==> flow/design.v <==
module arctan #
	(
		parameter integer C_S00_AXIS_TDATA_WIDTH	= 32,
		parameter integer C_M00_AXIS_TDATA_WIDTH	= 32,
    parameter integer ITERATIONS = 16
	)
	(
		input wire  s00_axis_aclk, s00_axis_aresetn,
		input wire  s00_axis_tlast, s00_axis_tvalid,
		input wire [C_S00_AXIS_TDATA_WIDTH-1 : 0] s00_axis_tdata,
		input wire [(C_S00_AXIS_TDATA_WIDTH/8)-1: 0] s00_axis_tstrb,
		output logic  s00_axis_tready,
		input wire  m00_axis_aclk, m00_axis_aresetn,
		input wire  m00_axis_tready,
		output logic  m00_axis_tvalid, m00_axis_tlast,
		output logic [C_M00_AXIS_TDATA_WIDTH-1 : 0] m00_axis_tdata,
		output logic [(C_M00_AXIS_TDATA_WIDTH/8)-1: 0] m00_axis_tstrb
	);
  parameter int PI_15 = 102943;
  logic m00_axis_tvalid_reg, m00_axis_tlast_reg;
  logic [C_M00_AXIS_TDATA_WIDTH-1 : 0] m00_axis_tdata_reg;
  logic [(C_M00_AXIS_TDATA_WIDTH/8)-1: 0] m00_axis_tstrb_reg;
  logic signed [(C_S00_AXIS_TDATA_WIDTH/2)-1:0] x_pipe [ITERATIONS-1:0];
  logic signed [(C_S00_AXIS_TDATA_WIDTH/2)-1:0] y_pipe [ITERATIONS-1:0];
  logic signed [(C_S00_AXIS_TDATA_WIDTH)-1:0] phase [ITERATIONS-1:0];
  logic [ITERATIONS-1:0] valid_pipe, tlast_pipe;
  logic [(C_S00_AXIS_TDATA_WIDTH/8)-1:0] strobe_pipe [ITERATIONS-1:0];
  assign s00_axis_tready = m00_axis_tready || ~valid_pipe[ITERATIONS-1];
  assign m00_axis_tvalid = valid_pipe[ITERATIONS-1];
  assign m00_axis_tlast = tlast_pipe[ITERATIONS-1];
  assign m00_axis_tstrb = strobe_pipe[ITERATIONS-1];
  logic signed [(C_S00_AXIS_TDATA_WIDTH/2)-1:0] atan_lut [ITERATIONS-1:0];
  always_comb begin
        atan_lut[0] = 16'h6487;   
        atan_lut[1] = 16'h3B58;   
        atan_lut[2] = 16'h1F5B;   
        atan_lut[3] = 16'h0FEA;   
        atan_lut[4] = 16'h07FD;   
        atan_lut[5] = 16'h03FF;   
        atan_lut[6] = 16'h01FF;   
        atan_lut[7] = 16'h00FF;   
        atan_lut[8] = 16'h007F;   
        atan_lut[9] = 16'h003F;   
        atan_lut[10] = 16'h001F;   
        atan_lut[11] = 16'h000F;   
        atan_lut[12] = 16'h0007;   
        atan_lut[13] = 16'h0003;   
        atan_lut[14] = 16'h0001;   
        atan_lut[15] = 16'h0000;   
  end
  wire signed [(C_S00_AXIS_TDATA_WIDTH/2)-1:0] x_in = s00_axis_tdata[(C_S00_AXIS_TDATA_WIDTH/2)-1: 0];
  wire signed [(C_S00_AXIS_TDATA_WIDTH/2)-1:0] y_in = s00_axis_tdata[C_S00_AXIS_TDATA_WIDTH-1:(C_S00_AXIS_TDATA_WIDTH/2)];
  assign m00_axis_tdata = phase[ITERATIONS-1];
  always_ff @(posedge s00_axis_aclk)begin
    if (s00_axis_aresetn==0)begin
      for (int i = 0; i < ITERATIONS; i++) begin
                x_pipe[i] <= '0;
                y_pipe[i] <= '0;
                phase[i] <= '0;
                valid_pipe[i] <= 1'b0;
                strobe_pipe[i] <= '0;
                tlast_pipe[i] <= 1'b0;
      end
    end else begin
      if (s00_axis_tready)begin
        if (s00_axis_tvalid) begin
            if ((x_in < 0 ) && (y_in< 0)) begin
              x_pipe[0] <= -x_in;
              y_pipe[0] <= -y_in;
              phase[0] <= -PI_15;
            end else if ((x_in < 0 ) && (y_in >= 0)) begin
              x_pipe[0] <= -x_in;
              y_pipe[0] <= -y_in;
              phase[0] <= PI_15;
            end else begin
              x_pipe[0] <= x_in;
              y_pipe[0] <= y_in;
              phase[0] <= '0;
            end
            valid_pipe[0] <= 1'b1;
            tlast_pipe[0] <= s00_axis_tlast;
            strobe_pipe[0] <= s00_axis_tstrb;
        end else begin
            valid_pipe[0] <= 1'b0;
            tlast_pipe[0] <= 1'b0;
            strobe_pipe[0] <= '0;
        end
        for (int i = 1; i < ITERATIONS; i++) begin
            if (valid_pipe[i-1]) begin
              if (y_pipe[i-1] >= 0) begin
                x_pipe[i] <= x_pipe[i-1] + (y_pipe[i-1] >>> i-1);
                y_pipe[i] <= y_pipe[i-1] - (x_pipe[i-1] >>> i-1);
                phase[i] <= phase[i-1] + atan_lut[i-1];
              end else begin
                x_pipe[i] <= x_pipe[i-1] - (y_pipe[i-1] >>> i-1);
                y_pipe[i] <= y_pipe[i-1] + (x_pipe[i-1] >>> i-1);
                phase[i] <= phase[i-1] - atan_lut[i-1];
              end
              valid_pipe[i] <= valid_pipe[i-1];
              strobe_pipe[i] <= strobe_pipe[i-1];
              tlast_pipe[i] <= tlast_pipe[i-1];
            end else begin
              valid_pipe[i] <= 0;
              strobe_pipe[i] <= 0;
              tlast_pipe[i] <= 0;
            end
        end
      end
    end
  end
endmodule
Tool chain data of arctan
Module arctan before and after one edit of its RTL, step after step.
"before" refers to lines of the RTL above, "after" to lines of the edited file.
"difference": "after" minus "before" as printed here. "relative change": 100 x difference / "before".
Operators: Yosys type, input widths -> output width; for muxes data width and select width s.
Library cell names are shortened.
Not given: -
- top module: arctan
- clock: s00_axis_aclk
- cell library: sky130hd
- corner: tt_025C_1v80

Diff
Unified diff, file above to edited file.
A script made this edit. It was not meant as an optimisation and need not keep what the design does.
begin of diff
@@ -9,5 +9,5 @@
 		input wire  s00_axis_tlast, s00_axis_tvalid,
 		input wire [C_S00_AXIS_TDATA_WIDTH-1 : 0] s00_axis_tdata,
-		input wire [(C_S00_AXIS_TDATA_WIDTH/8)-1: 0] s00_axis_tstrb,
+		input wire [(C_S00_AXIS_TDATA_WIDTH/8)-2: 0] s00_axis_tstrb,
 		output logic  s00_axis_tready,
 		input wire  m00_axis_aclk, m00_axis_aresetn,
end of diff

Word-level counts
Source: Yosys, flattened and elaborated. Widths are those after wreduce. Registers that Yosys merges into a memory's read port (data or address) are not register bits. Print and check cells do not count. Equal cells are merged and count once.
- storage and ports (element ; before ; after ; difference ; relative change (%)):
    register bits after elaboration ; 1072 ; 1072 ; 0 ; 0.00
    bits of input ports ; 43 ; 42 ; -1 ; -2.33
    output and inout bits ; 39 ; 39 ; 0 ; 0.00
    elaborated cells ; 312 ; 312 ; 0 ; 0.00
- cells by class (element ; before ; after ; difference ; relative change (%)):
    add/sub/neg operators ; 85 ; 85 ; 0 ; 0.00
    magnitude comparators ; 18 ; 18 ; 0 ; 0.00
    muxes and demuxes ; 96 ; 96 ; 0 ; 0.00
    bitwise gates (word level) ; 1 ; 1 ; 0 ; 0.00
    reduce/logical cells ; 19 ; 19 ; 0 ; 0.00
- operators by type and width (operator ; before ; after ; difference ; relative change (%)):
    $mux 4 ; 16 ; 15 ; -1 ; -6.25
    $mux 3 ; 0 ; 1 ; +1 ; -
Operator kinds equal on both sides are left out: 69.

Logic depth
Longest topological path by Yosys (ltp), each cell counted once; first at word level (registers and memories cut), then after technology mapping (sequential cells cut; the memories' decode and read muxes count).
- logic depth (element ; before ; after ; difference ; relative change (%)):
    depth after elaboration ; 4 ; 4 ; 0 ; 0.00
    ABC_AREA ; 0 ; 0 ; - ; -
    mapped depth ; 22 ; 20 ; -2 ; -9.09
    gate-level depth less buffers ; 17 ; 17 ; 0 ; 0.00

Synthesis result
Yosys stat after the flow's synthesis: flattened, memories mapped to cells. It holds for the ABC_AREA given above (unset counts as 0); a run with the other value may have another netlist.
- cells by type (cell type ; before ; after ; difference ; relative change (%)):
    o21ai_0 ; 368 ; 544 ; +176 ; +47.83
    o21ai_1 ; 164 ; 14 ; -150 ; -91.46
    a21oi_1 ; 1145 ; 1045 ; -100 ; -8.73
    or3_1 ; 119 ; 172 ; +53 ; +44.54
    clkbuf_1 ; 585 ; 540 ; -45 ; -7.69
    nand2_1 ; 1662 ; 1621 ; -41 ; -2.47
    nor2_1 ; 796 ; 757 ; -39 ; -4.90
    xor2_1 ; 328 ; 295 ; -33 ; -10.06
    inv_1 ; 319 ; 348 ; +29 ; +9.09
    a21boi_0 ; 13 ; 41 ; +28 ; +215.38
    xnor2_1 ; 650 ; 624 ; -26 ; -4.00
    nand3_1 ; 379 ; 404 ; +25 ; +6.60
    nand4_1 ; 83 ; 107 ; +24 ; +28.92
    a32o_1 ; 9 ; 27 ; +18 ; +200.00
    buf_2 ; 6 ; 23 ; +17 ; +283.33
    dfxtp_1 ; 1001 ; 985 ; -16 ; -1.60
    o211ai_1 ; 62 ; 77 ; +15 ; +24.19
    a21boi_1 ; 16 ; 1 ; -15 ; -93.75
Cell types equal on both sides are left out: 13.
The list need not be complete.
- mapped netlist (element ; before ; after ; difference ; relative change (%)):
    cells in the netlist ; 10398 ; 10398 ; 0 ; 0.00
    mapped area (um^2) ; 76343.2 ; 76573.4 ; +230.2 ; +0.30
    flip-flops ; 1001 ; 985 ; -16 ; -1.60

Worst setup path after synthesis
Path of least setup slack by OpenSTA after synthesis, without wires, with an ideal clock, recovery checks aside; 20% of the period is set as input and as output delay. Where synthesis merged equal registers, the netlist keeps one of their names.
- path after synthesis (element ; before ; after ; difference ; relative change (%)):
    path type ; reg-to-reg ; reg-to-reg ; - ; -
    from ; reg y_pipe[11][15] ; reg y_pipe[11][15] ; - ; -
    to ; reg x_pipe[12][14] ; reg x_pipe[12][14] ; - ; -
    clock period (ns) ; 5.0 ; 5.0 ; 0.0 ; 0.00
    time at the first pin (ns) ; 0.000 ; 0.000 ; 0.000 ; -
    data arrival time (ns) ; 4.710 ; 4.533 ; -0.177 ; -3.76
    data required time (ns) ; 4.873 ; 4.870 ; -0.003 ; -0.06
    slack (ns) ; 0.163 ; 0.337 ; +0.174 ; -
    delay of the path (ns) ; 4.837 ; 4.663 ; -0.174 ; -3.60
    stages ; 21 ; 20 ; -1 ; -4.76
    period reached after synthesis (ns) ; 4.837 ; 4.663 ; -0.174 ; -3.60
"delay of the path" is the arrival time less input delay plus setup time.
"stages": output pins that drive a net of the path, with the launching flip-flop's if there is one; two outputs of one cell count as two.
"period reached after synthesis" = period - worst setup slack (recovery checks aside). The figure is calculated, with input and output delays left at 20% of the set period.
Between the ends stands the longest chain of elaborated cells between them, by number of cells; it is not shown to be the way that was timed. Of several equally long chains one is given.
A line is the first line of the expression or statement that the cell stems from. Yosys adds cells for indexed reads and writes and turns some case tables into memories.
A register here has more assigning lines than the two given.
Between the ends, after synthesis, before:
- cell sequence: dfxtp_1 clkbuf_1 clkbuf_1 clkbuf_1 buf_1 clkbuf_1 clkbuf_1 buf_1 o21ai_0 fa_1 a21o_1 a21oi_1 o21bai_1 a21oi_1 o21bai_1 a41o_1 o41a_1 nand3_1 nand2_1 nand4b_1 o211ai_1
- cells in the longest elaborated chain at 2
- ends and longest elaborated chain, after synthesis, before (element ; RTL line ; RTL):
    start: declaration ; 24 ; logic signed [(C_S00_AXIS_TDATA_WIDTH/2)-1:0] y_pipe [ITERATIONS-1:0];
    start: assignment ; 92 ; y_pipe[i] <= y_pipe[i-1] - (x_pipe[i-1] >>> i-1);
    start: assignment ; 96 ; y_pipe[i] <= y_pipe[i-1] + (x_pipe[i-1] >>> i-1);
    $sub 16x5->16 ; 95 ; x_pipe[i] <= x_pipe[i-1] - (y_pipe[i-1] >>> i-1);
    $mux 16 ; 90 ; if (y_pipe[i-1] >= 0) begin
    end: assignment ; 91 ; x_pipe[i] <= x_pipe[i-1] + (y_pipe[i-1] >>> i-1);
    end: assignment ; 95 ;
    end: declaration ; 23 ; logic signed [(C_S00_AXIS_TDATA_WIDTH/2)-1:0] x_pipe [ITERATIONS-1:0];
Between the ends, after synthesis, after:
- cell sequence: dfxtp_1 clkbuf_1 clkbuf_1 clkbuf_1 buf_1 buf_1 clkbuf_1 clkbuf_1 o21ai_0 fa_1 a21oi_1 o21bai_1 a21o_1 a21o_1 a21oi_1 o21ai_0 o41ai_1 o21ai_0 nand4b_1 o211ai_1
- cells in the longest elaborated chain at 2
- ends and longest elaborated chain, after synthesis, after (element ; RTL line ; RTL):
    start: declaration ; 24 ; logic signed [(C_S00_AXIS_TDATA_WIDTH/2)-1:0] y_pipe [ITERATIONS-1:0];
    start: assignment ; 92 ; y_pipe[i] <= y_pipe[i-1] - (x_pipe[i-1] >>> i-1);
    start: assignment ; 96 ; y_pipe[i] <= y_pipe[i-1] + (x_pipe[i-1] >>> i-1);
    $sub 16x5->16 ; 95 ; x_pipe[i] <= x_pipe[i-1] - (y_pipe[i-1] >>> i-1);
    $mux 16 ; 90 ; if (y_pipe[i-1] >= 0) begin
    end: assignment ; 91 ; x_pipe[i] <= x_pipe[i-1] + (y_pipe[i-1] >>> i-1);
    end: assignment ; 95 ;
    end: declaration ; 23 ; logic signed [(C_S00_AXIS_TDATA_WIDTH/2)-1:0] x_pipe [ITERATIONS-1:0];

Timing after layout
From the final timing report of the runs of pair 1: the path of least setup slack in the routed layout; clock arrival at registers is part of the times.
- path after layout (element ; before ; after ; difference ; relative change (%)):
    path type ; reg-to-reg ; reg-to-reg ; - ; -
    from ; reg y_pipe[9][15] ; reg y_pipe[5][15] ; - ; -
    to ; reg phase[10][31] ; reg phase[6][29] ; - ; -
    clock period (ns) ; 5.0 ; 5.0 ; 0.0 ; 0.00
    time at the first pin (ns) ; 0.75 ; 0.78 ; +0.03 ; +4.00
    data arrival time (ns) ; 4.99 ; 4.71 ; -0.28 ; -5.61
    data required time (ns) ; 5.62 ; 5.66 ; +0.04 ; +0.71
    slack (ns) ; 0.63 ; 0.95 ; +0.32 ; -
    stages ; 13 ; 12 ; -1 ; -7.69
Between the ends stands the longest chain of elaborated cells between them, by number of cells; it is not shown to be the way that was timed. Of several equally long chains one is given.
A register here has more assigning lines than the two given.
Between the ends, after layout, before:
- cell sequence: dfxtp_1 ha_1 and4_1 a221o_1 a221oi_1 o211ai_1 a41oi_1 a21oi_1 and4_1 a2111oi_2 a21oi_1 xnor2_1 a21oi_1
- cells in the longest elaborated chain at 2
- ends and longest elaborated chain, after layout, before (element ; RTL line ; RTL):
    start: declaration ; 24 ; logic signed [(C_S00_AXIS_TDATA_WIDTH/2)-1:0] y_pipe [ITERATIONS-1:0];
    start: assignment ; 92 ; y_pipe[i] <= y_pipe[i-1] - (x_pipe[i-1] >>> i-1);
    start: assignment ; 96 ; y_pipe[i] <= y_pipe[i-1] + (x_pipe[i-1] >>> i-1);
    $ge 16x1->1 ; 90 ; if (y_pipe[i-1] >= 0) begin
    $mux 32 ; 90 ;
    end: assignment ; 93 ; phase[i] <= phase[i-1] + atan_lut[i-1];
    end: assignment ; 97 ; phase[i] <= phase[i-1] - atan_lut[i-1];
    end: declaration ; 25 ; logic signed [(C_S00_AXIS_TDATA_WIDTH)-1:0] phase [ITERATIONS-1:0];
Between the ends, after layout, after:
- cell sequence: dfxtp_2 inv_1 ha_1 inv_1 a2111oi_4 nor3b_1 o31ai_1 o31a_2 o221ai_2 mux2_1 xnor2_1 o21ai_1
- cells in the longest elaborated chain at 2
- ends and longest elaborated chain, after layout, after (element ; RTL line ; RTL):
    start: declaration ; 24 ; logic signed [(C_S00_AXIS_TDATA_WIDTH/2)-1:0] y_pipe [ITERATIONS-1:0];
    start: assignment ; 92 ; y_pipe[i] <= y_pipe[i-1] - (x_pipe[i-1] >>> i-1);
    start: assignment ; 96 ; y_pipe[i] <= y_pipe[i-1] + (x_pipe[i-1] >>> i-1);
    $ge 16x1->1 ; 90 ; if (y_pipe[i-1] >= 0) begin
    $mux 32 ; 90 ;
    end: assignment ; 93 ; phase[i] <= phase[i-1] + atan_lut[i-1];
    end: assignment ; 97 ; phase[i] <= phase[i-1] - atan_lut[i-1];
    end: declaration ; 25 ; logic signed [(C_S00_AXIS_TDATA_WIDTH)-1:0] phase [ITERATIONS-1:0];

Flow runs
Runs of the flow (Yosys, OpenROAD) on both versions; the two runs of a pair have the same settings. The constraints put input and output delay at 20% of the set period each and load the outputs with 0.01 pF.
Settings, pair 1:
- CORE_UTILIZATION at 40
- noted period_ns: 5.0
- CAP_MARGIN at 20
- CORE_MARGIN: 2
- noted SLEW_MARGIN: 20
- measured results, pair 1 (element ; before ; after ; difference ; relative change (%)):
    cell area after synthesis (um^2) ; 76343.2 ; 76573.4 ; +230.2 ; +0.30
    full die area (um^2) ; 194371.0 ; 194949.0 ; +578.0 ; +0.30
    area of the standard cells in the finished layout (um^2) ; 82839.4 ; 83616.4 ; +777.0 ; +0.94
    utilization (%) ; 43.6 ; 44.0 ; +0.4 ; -
    setup slack of the worst path (ns) ; 0.629 ; 0.948 ; +0.319 ; -
    sum of negative setup slack (ns) ; 0.000 ; 0.000 ; 0.000 ; -
    worst hold slack (ns) ; 0.451 ; 0.449 ; -0.002 ; -
    overall power (mW) ; 19.855 ; 20.056 ; +0.201 ; +1.01
    clock period achieved (ns) ; 4.371 ; 4.052 ; -0.319 ; -7.30
Settings, pair 2:
- CELL_PAD_IN_SITES_DETAIL_PLACEMENT: 0
- CORE_MARGIN: 8
- CORE_UTILIZATION at 27
- CTS_CLUSTER_SIZE at 95
- noted GPL_TIMING_DRIVEN: 1
- PLACE_DENSITY_LB_ADDON at 0.19
- SETUP_SLACK_MARGIN: 1.48
- noted SLEW_MARGIN: 15
- TNS_END_PERCENT: 80
- noted period_ns: 7.06
- CAP_MARGIN at 20
- measured results, pair 2 (element ; before ; after ; difference ; relative change (%)):
    cell area after synthesis (um^2) ; 76343.2 ; 76573.4 ; +230.2 ; +0.30
    full die area (um^2) ; 300025.0 ; 300902.0 ; +877.0 ; +0.29
    area of the standard cells in the finished layout (um^2) ; 84240.8 ; 84989.0 ; +748.2 ; +0.89
    utilization (%) ; 29.9 ; 30.1 ; +0.2 ; -
    setup slack of the worst path (ns) ; 2.388 ; 1.764 ; -0.624 ; -
    sum of negative setup slack (ns) ; 0.000 ; 0.000 ; 0.000 ; -
    worst hold slack (ns) ; 0.450 ; 0.452 ; +0.002 ; -
    overall power (mW) ; 14.214 ; 14.596 ; +0.382 ; +2.69
    clock period achieved (ns) ; 4.672 ; 5.296 ; +0.624 ; +13.36
By "clock period achieved" is meant the clock period of the run minus its worst setup slack. This is arithmetic on one report: input and output delays are still those of the set period (20% each).
By "overall power" is meant OpenSTA's value without simulated activity: inputs other than the clock are taken to toggle once in ten clock periods, and the tool carries that through the logic.
